==> flow/design.v <==
`timescale 1ns / 1ps
module FIFO(clk, rst, wr_en, rd_en, buf_in, buf_out, buf_empty, buf_full, fifo_counter);
input clk, rst, wr_en, rd_en;
input [7:0] buf_in;
output [7:0] buf_out;
output buf_empty, buf_full;
output [6:0] fifo_counter;
reg [7:0] buf_out;
reg buf_empty, buf_full;
reg [6:0] fifo_counter;
reg [5:0] rd_ptr, wr_ptr;
reg [7:0] buf_mem[63:0];
always@ (fifo_counter) begin
    buf_empty = (fifo_counter == 0);  
    buf_full = (fifo_counter == 64);  
end
always @(posedge clk or posedge rst) begin
    if( rst )  
        fifo_counter <= 0;
    else if((!buf_full && wr_en) && (!buf_empty && rd_en))  
        fifo_counter <= fifo_counter;
    else if (!buf_full && wr_en)  
        fifo_counter <= fifo_counter + 1;
    else if (!buf_empty && rd_en)  
        fifo_counter <= fifo_counter - 1;
    else  
        fifo_counter <= fifo_counter;
end
always @(posedge clk or posedge rst) begin
    if (rst)  
        buf_out <= 0;
    else begin
        if (rd_en && !buf_empty)
            buf_out <= buf_mem[rd_ptr];
        else  
            buf_out <= buf_out;
    end
end
always @(posedge clk) begin
    if (!buf_full && wr_en)
        buf_mem[wr_ptr] <= buf_in;
    else
        buf_mem[wr_ptr] <= buf_mem[wr_ptr];
end
always @(posedge clk or posedge rst) begin
    if(rst) begin
        wr_ptr <= 0;
        rd_ptr <= 0;
    end
    else begin
        if (!buf_full && wr_en)  
            wr_ptr <= wr_ptr + 1;
        else  
            wr_ptr <= wr_ptr;
        if (!buf_empty && rd_en)  
            rd_ptr <= rd_ptr + 1;
        else  
            rd_ptr <= rd_ptr;               
    end
end
endmodule
Reports on FIFO
What the tools print for FIFO, step after step.
Lines are those of the file above, counted from 1.
Library cell names are shortened.
Not given: n/a
- design top: FIFO
- clock input: clk
- standard-cell library: sky130hd
- library corner: tt_025C_1v80

After elaboration
Counts by Yosys on the flattened word-level netlist (proc, flatten, opt, wreduce; memories kept). Register bits leave out memories and registers merged into their read ports (data or address). Print and check cells are left out. Cells with the same type and inputs are merged into one.
Yosys's memory passes give these memory sizes; they may raise the number of words (mostly to a power of two), join words into wider ones and drop unused or constant bits.
- flip-flop bits (word level): 19
- RAM bits: 512
- noted word width x clocked read ports: 8
- noted memories: 1
- bits of input ports: 12
- output and inout port bits: 17
- cells after elaboration: 28
- memories (memory ; depth ; bits a word ; read ports ; wr ports ; line ; RTL):
    buf_mem ; 64 ; 8 ; 1 ; 1 ; 12 ; reg [7:0] buf_mem[63:0];
- noted $add $sub $neg: 4
- noted equality and inequality tests: 2
- noted multiplexer cells: 7
- bitwise operators at 2
- reductions and logical operators at 9
- operator list (kind ; number):
    2-to-1 mux 8 bit ; 3
    2-to-1 mux 7 bit ; 2
    adder 6 x 1 -> 6 bit with constant B ; 2
    adder 7 x 1 -> 7 bit with constant B ; 1
    subtractor 7 x 1 -> 7 bit with constant B ; 1
    equality test 7 bit with constant B ; 1
    zero test 7 bit ; 1
    AND reduction 2 bit ; 2
    logical AND 1 bit ; 3
    zero test 1 bit ; 2
    nonzero test 2 bit ; 1
    2-to-1 mux 1 bit ; 2
    inequality test 1 bit with constant B ; 1
    OR 1 bit ; 1
    NOT 1 bit ; 1

Longest topological paths
Depth = most cells in a row (Yosys ltp): at word level without a register or memory, in the mapped netlist without a sequential cell, where the memories' decode and read muxes count.
- depth in word-level cells at 6
- ABC_AREA: 0
- depth in mapped cells at 10
- gate-level depth less buffers: 9

After synthesis
Yosys stat after the flow's synthesis: flattened, memories mapped to cells. It holds for the ABC_AREA given above (unset counts as 0); a run with the other value may have another netlist.
The area totals of this step are shown rounded.
- cell types (cell ; number ; total area (µm²)):
    edfxtp_1 ; 512 ; 1.54E+04
    mux4_2 ; 83 ; 1.87E+03
    mux2i_1 ; 87 ; 870.835
    dfrtp_1 ; 27 ; 675.648
    mux2_2 ; 32 ; 360.346
    nor2_1 ; 84 ; 315.302
    o211ai_1 ; 22 ; 165.158
    nand2_1 ; 37 ; 138.883
    a211o_1 ; 13 ; 113.859
    buf_2 ; 22 ; 110.106
    xnor2_1 ; 12 ; 105.101
    ha_1 ; 8 ; 100.096
    o22ai_1 ; 15 ; 93.84
    clkbuf_1 ; 19 ; 71.318
    a221oi_1 ; 8 ; 70.067
    o2111ai_1 ; 8 ; 70.067
    o22a_1 ; 8 ; 70.067
    a221o_1 ; 6 ; 60.058
Other cell types: 37; their cells: 108.
- cells in the netlist: 1111
- noted chip area (Yosys): 21000 µm²
- noted sequential area: 16000 µm²
- noted flip-flops: 539
- buffers: 60

Worst setup path after synthesis
Path of least setup slack by OpenSTA after synthesis, without wires, with an ideal clock, recovery checks aside; 20% of the period is set as input and as output delay. Where synthesis merged equal registers, the netlist keeps one of their names.
- path kind: register to register
- start point: reg fifo_counter[5]
- end point: reg fifo_counter[5]
- clock period at 5.0 ns
- noted library setup time: 0.123 ns
- time at the first pin: 0.000 ns
- arrival time: 2.838 ns
- noted data required time: 4.877 ns
- noted path slack: 2.039 ns
- delay of the path: 2.961 ns
- stages at 11
- noted buffers on the path: 1
- synthesis period reached: 2.961 ns
"delay of the path" is the arrival time less input delay plus setup time.
"stages" counts driving pins, that of a launching flip-flop among them; a cell with two outputs on the path counts twice.
"synthesis period reached" is the clock period less the worst setup slack; recovery checks do not enter. This is arithmetic on one report: input and output delays are still those of the set period (20% each).
The rows between start and end are the longest chain of elaborated cells between them; the timing report does not say that the signal goes this way. Where chains are equally long, one stands for them.
Each line given opens the expression or statement behind the cell; cells for indexed reads and writes are added by Yosys, which also makes memories of some case tables.
A register here has more assigning lines than the two given.
- cells stage by stage: dfrtp_1 or4_4 o41a_1 buf_6 inv_1 ha_1 a21o_1 a21oi_1 o21bai_1 a2111o_1 o221a_1
- cells in the longest elaborated chain at 6
- noted elaborated cells between the ends (all ways): 14
- those cells by class: add/sub (2); eq/ne (1); mux (2); logic (1); reduce/logical (8)
- ends and longest elaborated chain, after synthesis (element ; line ; RTL):
    from (decl) ; 7 ; output [6:0] fifo_counter;
    from (assign) ; 21 ; fifo_counter <= fifo_counter;
    from (assign) ; 23 ; fifo_counter <= fifo_counter + 1;
    equality test 7 bit ; 15 ; buf_full = (fifo_counter == 64);
    zero test 1 bit ; 20 ; else if((!buf_full && wr_en) && (!buf_empty && rd_en))
    logical AND 1 bit (2 in a row) ; 20 ;
    NOT 1 bit ; n/a ;
    AND reduction 2 bit ; n/a ;
    to (assign) ; 21 ;
    to (assign) ; 23 ;
    to (decl) ; 7 ;

Timing after layout
Path of least setup slack in the final report of record 1 (OpenROAD, finished layout, wires in). Where an end is a register, its clock arrival counts in the times.
- path kind: register to register
- start point: reg fifo_counter[4]
- end point: reg fifo_counter[5]
- clock period at 3.45 ns
- noted library setup time: 0.11 ns
- time at the first pin: 0.55 ns
- arrival time: 3.19 ns
- noted data required time: 3.89 ns
- noted path slack: 0.70 ns
- stages at 10
- noted buffers on the path: 0
The rows between start and end are the longest chain of elaborated cells between them; the timing report does not say that the signal goes this way. Where chains are equally long, one stands for them.
A register here has more assigning lines than the two given.
- cells stage by stage: dfrtp_1 or4_4 o41a_1 clkinv_4 ha_4 a21o_1 a21oi_2 o21bai_1 a2111o_1 o221a_1
- cells in the longest elaborated chain at 6
- noted elaborated cells between the ends (all ways): 14
- those cells by class: add/sub (2); eq/ne (1); mux (2); logic (1); reduce/logical (8)
- ends and longest elaborated chain, post-layout (element ; line ; RTL):
    from (decl) ; 7 ; output [6:0] fifo_counter;
    from (assign) ; 21 ; fifo_counter <= fifo_counter;
    from (assign) ; 23 ; fifo_counter <= fifo_counter + 1;
    equality test 7 bit ; 15 ; buf_full = (fifo_counter == 64);
    zero test 1 bit ; 20 ; else if((!buf_full && wr_en) && (!buf_empty && rd_en))
    logical AND 1 bit (2 in a row) ; 20 ;
    NOT 1 bit ; n/a ;
    AND reduction 2 bit ; n/a ;
    to (assign) ; 21 ;
    to (assign) ; 23 ;
    to (decl) ; 7 ;

Subject: flow runs of FIFO

Hi,

Settings and measured results of 4 stored flow runs for module FIFO (sky130hd), not sorted in any way. The constraints put input and output delay at 20% of the set period each and load the outputs with 0.01 pF.
"clock period reached" is the run's clock period less its worst setup slack. It is reckoned from that one timing run; input and output delays stay at 20% of the period that was set.
By "critical setup path time" is meant the share of the clock period that the worst setup path is allowed (20% is reserved at inputs, 20% at outputs), minus its slack. Clock arrival times at its registers enter into it.
"power" rests on the timing tool's default activity at the inputs, not on a simulated workload.
Results are given in rounded form.

Record 1

==> flow/run.sh <==
#!/bin/bash
# the make line also repeats the synthesis and layout settings of config.mk as NAME=value (left out here)
make -C /OpenROAD-flow-scripts/flow DESIGN_CONFIG=/design/flow/config.mk WORK_HOME=/design/flow/orfs CLKGATE_MAP_FILE= finish
==> flow/config.mk <==
export PLATFORM = sky130hd
export DESIGN_NAME = FIFO
export DESIGN_NICKNAME = FIFO
export VERILOG_FILES = /design/flow/design.v
export SDC_FILE = /design/flow/constraint.sdc
export NUM_CORES = 4
export LEC_CHECK = 0
export ABC_AREA = 0
export CAP_MARGIN = 35
export CORE_MARGIN = 5
export CORE_UTILIZATION = 67
export GPL_ROUTABILITY_DRIVEN = 1
export MIN_ROUTING_LAYER = met1
export PLACE_DENSITY = 0.45
export SETUP_SLACK_MARGIN = 1.02
export SLEW_MARGIN = 20
==> flow/constraint.sdc <==
create_clock -name core_clock -period 3.45 [get_ports {clk}]
set_input_delay 0.6900 -clock core_clock [delete_from_list [all_inputs] [get_ports {clk}]]
set_output_delay 0.6900 -clock core_clock [all_outputs]
set_load 0.01 [all_outputs]

Measured in record 1:
- clock period reached at 2.747 ns
- area of the synthesized netlist: 21000 µm²
- noted the setup slack of the worst path: 0.70 ns
- post-route utilization: 81 %
- total die area at 36000 µm²
- total negative slack on setup checks at 0.000 ns
- critical setup path time at 2.75 ns
- worst path kind: register to register
- noted the power: 20 mW
- noted the standard-cell area of the final layout: 26000 µm²

Record 2

==> flow/run.sh <==
#!/bin/bash
# the make line also repeats the synthesis and layout settings of config.mk as NAME=value (left out here)
make -C /OpenROAD-flow-scripts/flow DESIGN_CONFIG=/design/flow/config.mk WORK_HOME=/design/flow/orfs CLKGATE_MAP_FILE= finish
==> flow/config.mk <==
export PLATFORM = sky130hd
export DESIGN_NAME = FIFO
export DESIGN_NICKNAME = FIFO
export VERILOG_FILES = /design/flow/design.v
export SDC_FILE = /design/flow/constraint.sdc
export NUM_CORES = 4
export LEC_CHECK = 0
export ABC_AREA = 1
export CAP_MARGIN = 0
export CELL_PAD_IN_SITES_DETAIL_PLACEMENT = 2
export CELL_PAD_IN_SITES_GLOBAL_PLACEMENT = 0
export CORE_ASPECT_RATIO = 1.69
export CORE_MARGIN = 2
export CORE_UTILIZATION = 51
export CTS_CLUSTER_DIAMETER = 148
export GPL_ROUTABILITY_DRIVEN = 0
export GPL_TIMING_DRIVEN = 0
export HOLD_SLACK_MARGIN = 0.3
export MAX_ROUTING_LAYER = met4
export PLACE_DENSITY_LB_ADDON = 0.17
export SETUP_SLACK_MARGIN = 0.52
export SLEW_MARGIN = 25
export TNS_END_PERCENT = 45
==> flow/constraint.sdc <==
create_clock -name core_clock -period 5.41 [get_ports {clk}]
set_input_delay 1.0820 -clock core_clock [delete_from_list [all_inputs] [get_ports {clk}]]
set_output_delay 1.0820 -clock core_clock [all_outputs]
set_load 0.01 [all_outputs]

Record 2: did not finish, routing stopped with ODB-0269.

Record 3

==> flow/run.sh <==
#!/bin/bash
# the make line also repeats the synthesis and layout settings of config.mk as NAME=value (left out here)
make -C /OpenROAD-flow-scripts/flow DESIGN_CONFIG=/design/flow/config.mk WORK_HOME=/design/flow/orfs CLKGATE_MAP_FILE= finish
==> flow/config.mk <==
export PLATFORM = sky130hd
export DESIGN_NAME = FIFO
export DESIGN_NICKNAME = FIFO
export VERILOG_FILES = /design/flow/design.v
export SDC_FILE = /design/flow/constraint.sdc
export NUM_CORES = 4
export LEC_CHECK = 0
export CAP_MARGIN = 20
export CELL_PAD_IN_SITES_GLOBAL_PLACEMENT = 1
export CORE_ASPECT_RATIO = 0.98
export CORE_MARGIN = 2
export CORE_UTILIZATION = 32
export CTS_CLUSTER_DIAMETER = 349
export GPL_TIMING_DRIVEN = 1
export MAX_ROUTING_LAYER = met4
export PLACE_DENSITY_LB_ADDON = 0.17
export SETUP_SLACK_MARGIN = 0.52
export SLEW_MARGIN = 25
export TNS_END_PERCENT = 60
==> flow/constraint.sdc <==
create_clock -name core_clock -period 3.06 [get_ports {clk}]
set_input_delay 0.6120 -clock core_clock [delete_from_list [all_inputs] [get_ports {clk}]]
set_output_delay 0.6120 -clock core_clock [all_outputs]
set_load 0.01 [all_outputs]

Measured in record 3:
- clock period reached at 2.767 ns
- area of the synthesized netlist: 21000 µm²
- noted the setup slack of the worst path: 0.29 ns
- post-route utilization: 40 %
- total die area at 69000 µm²
- total negative slack on setup checks at 0.000 ns
- critical setup path time at 2.77 ns
- worst path kind: register to register
- noted the power: 23 mW
- noted the standard-cell area of the final layout: 26000 µm²

Record 4

==> flow/run.sh <==
#!/bin/bash
# the make line also repeats the synthesis and layout settings of config.mk as NAME=value (left out here)
make -C /OpenROAD-flow-scripts/flow DESIGN_CONFIG=/design/flow/config.mk WORK_HOME=/design/flow/orfs CLKGATE_MAP_FILE= finish
==> flow/config.mk <==
export PLATFORM = sky130hd
export DESIGN_NAME = FIFO
export DESIGN_NICKNAME = FIFO
export VERILOG_FILES = /design/flow/design.v
export SDC_FILE = /design/flow/constraint.sdc
export NUM_CORES = 4
export LEC_CHECK = 0
export CAP_MARGIN = 35
export CELL_PAD_IN_SITES_DETAIL_PLACEMENT = 2
export CELL_PAD_IN_SITES_GLOBAL_PLACEMENT = 3
export CORE_MARGIN = 2
export CORE_UTILIZATION = 63
export CTS_CLUSTER_SIZE = 61
export GPL_ROUTABILITY_DRIVEN = 0
export SLEW_MARGIN = 20
==> flow/constraint.sdc <==
create_clock -name core_clock -period 2.33 [get_ports {clk}]
set_input_delay 0.4660 -clock core_clock [delete_from_list [all_inputs] [get_ports {clk}]]
set_output_delay 0.4660 -clock core_clock [all_outputs]
set_load 0.01 [all_outputs]

Record 4: did not finish, placement stopped with DPL-0033.

Regards
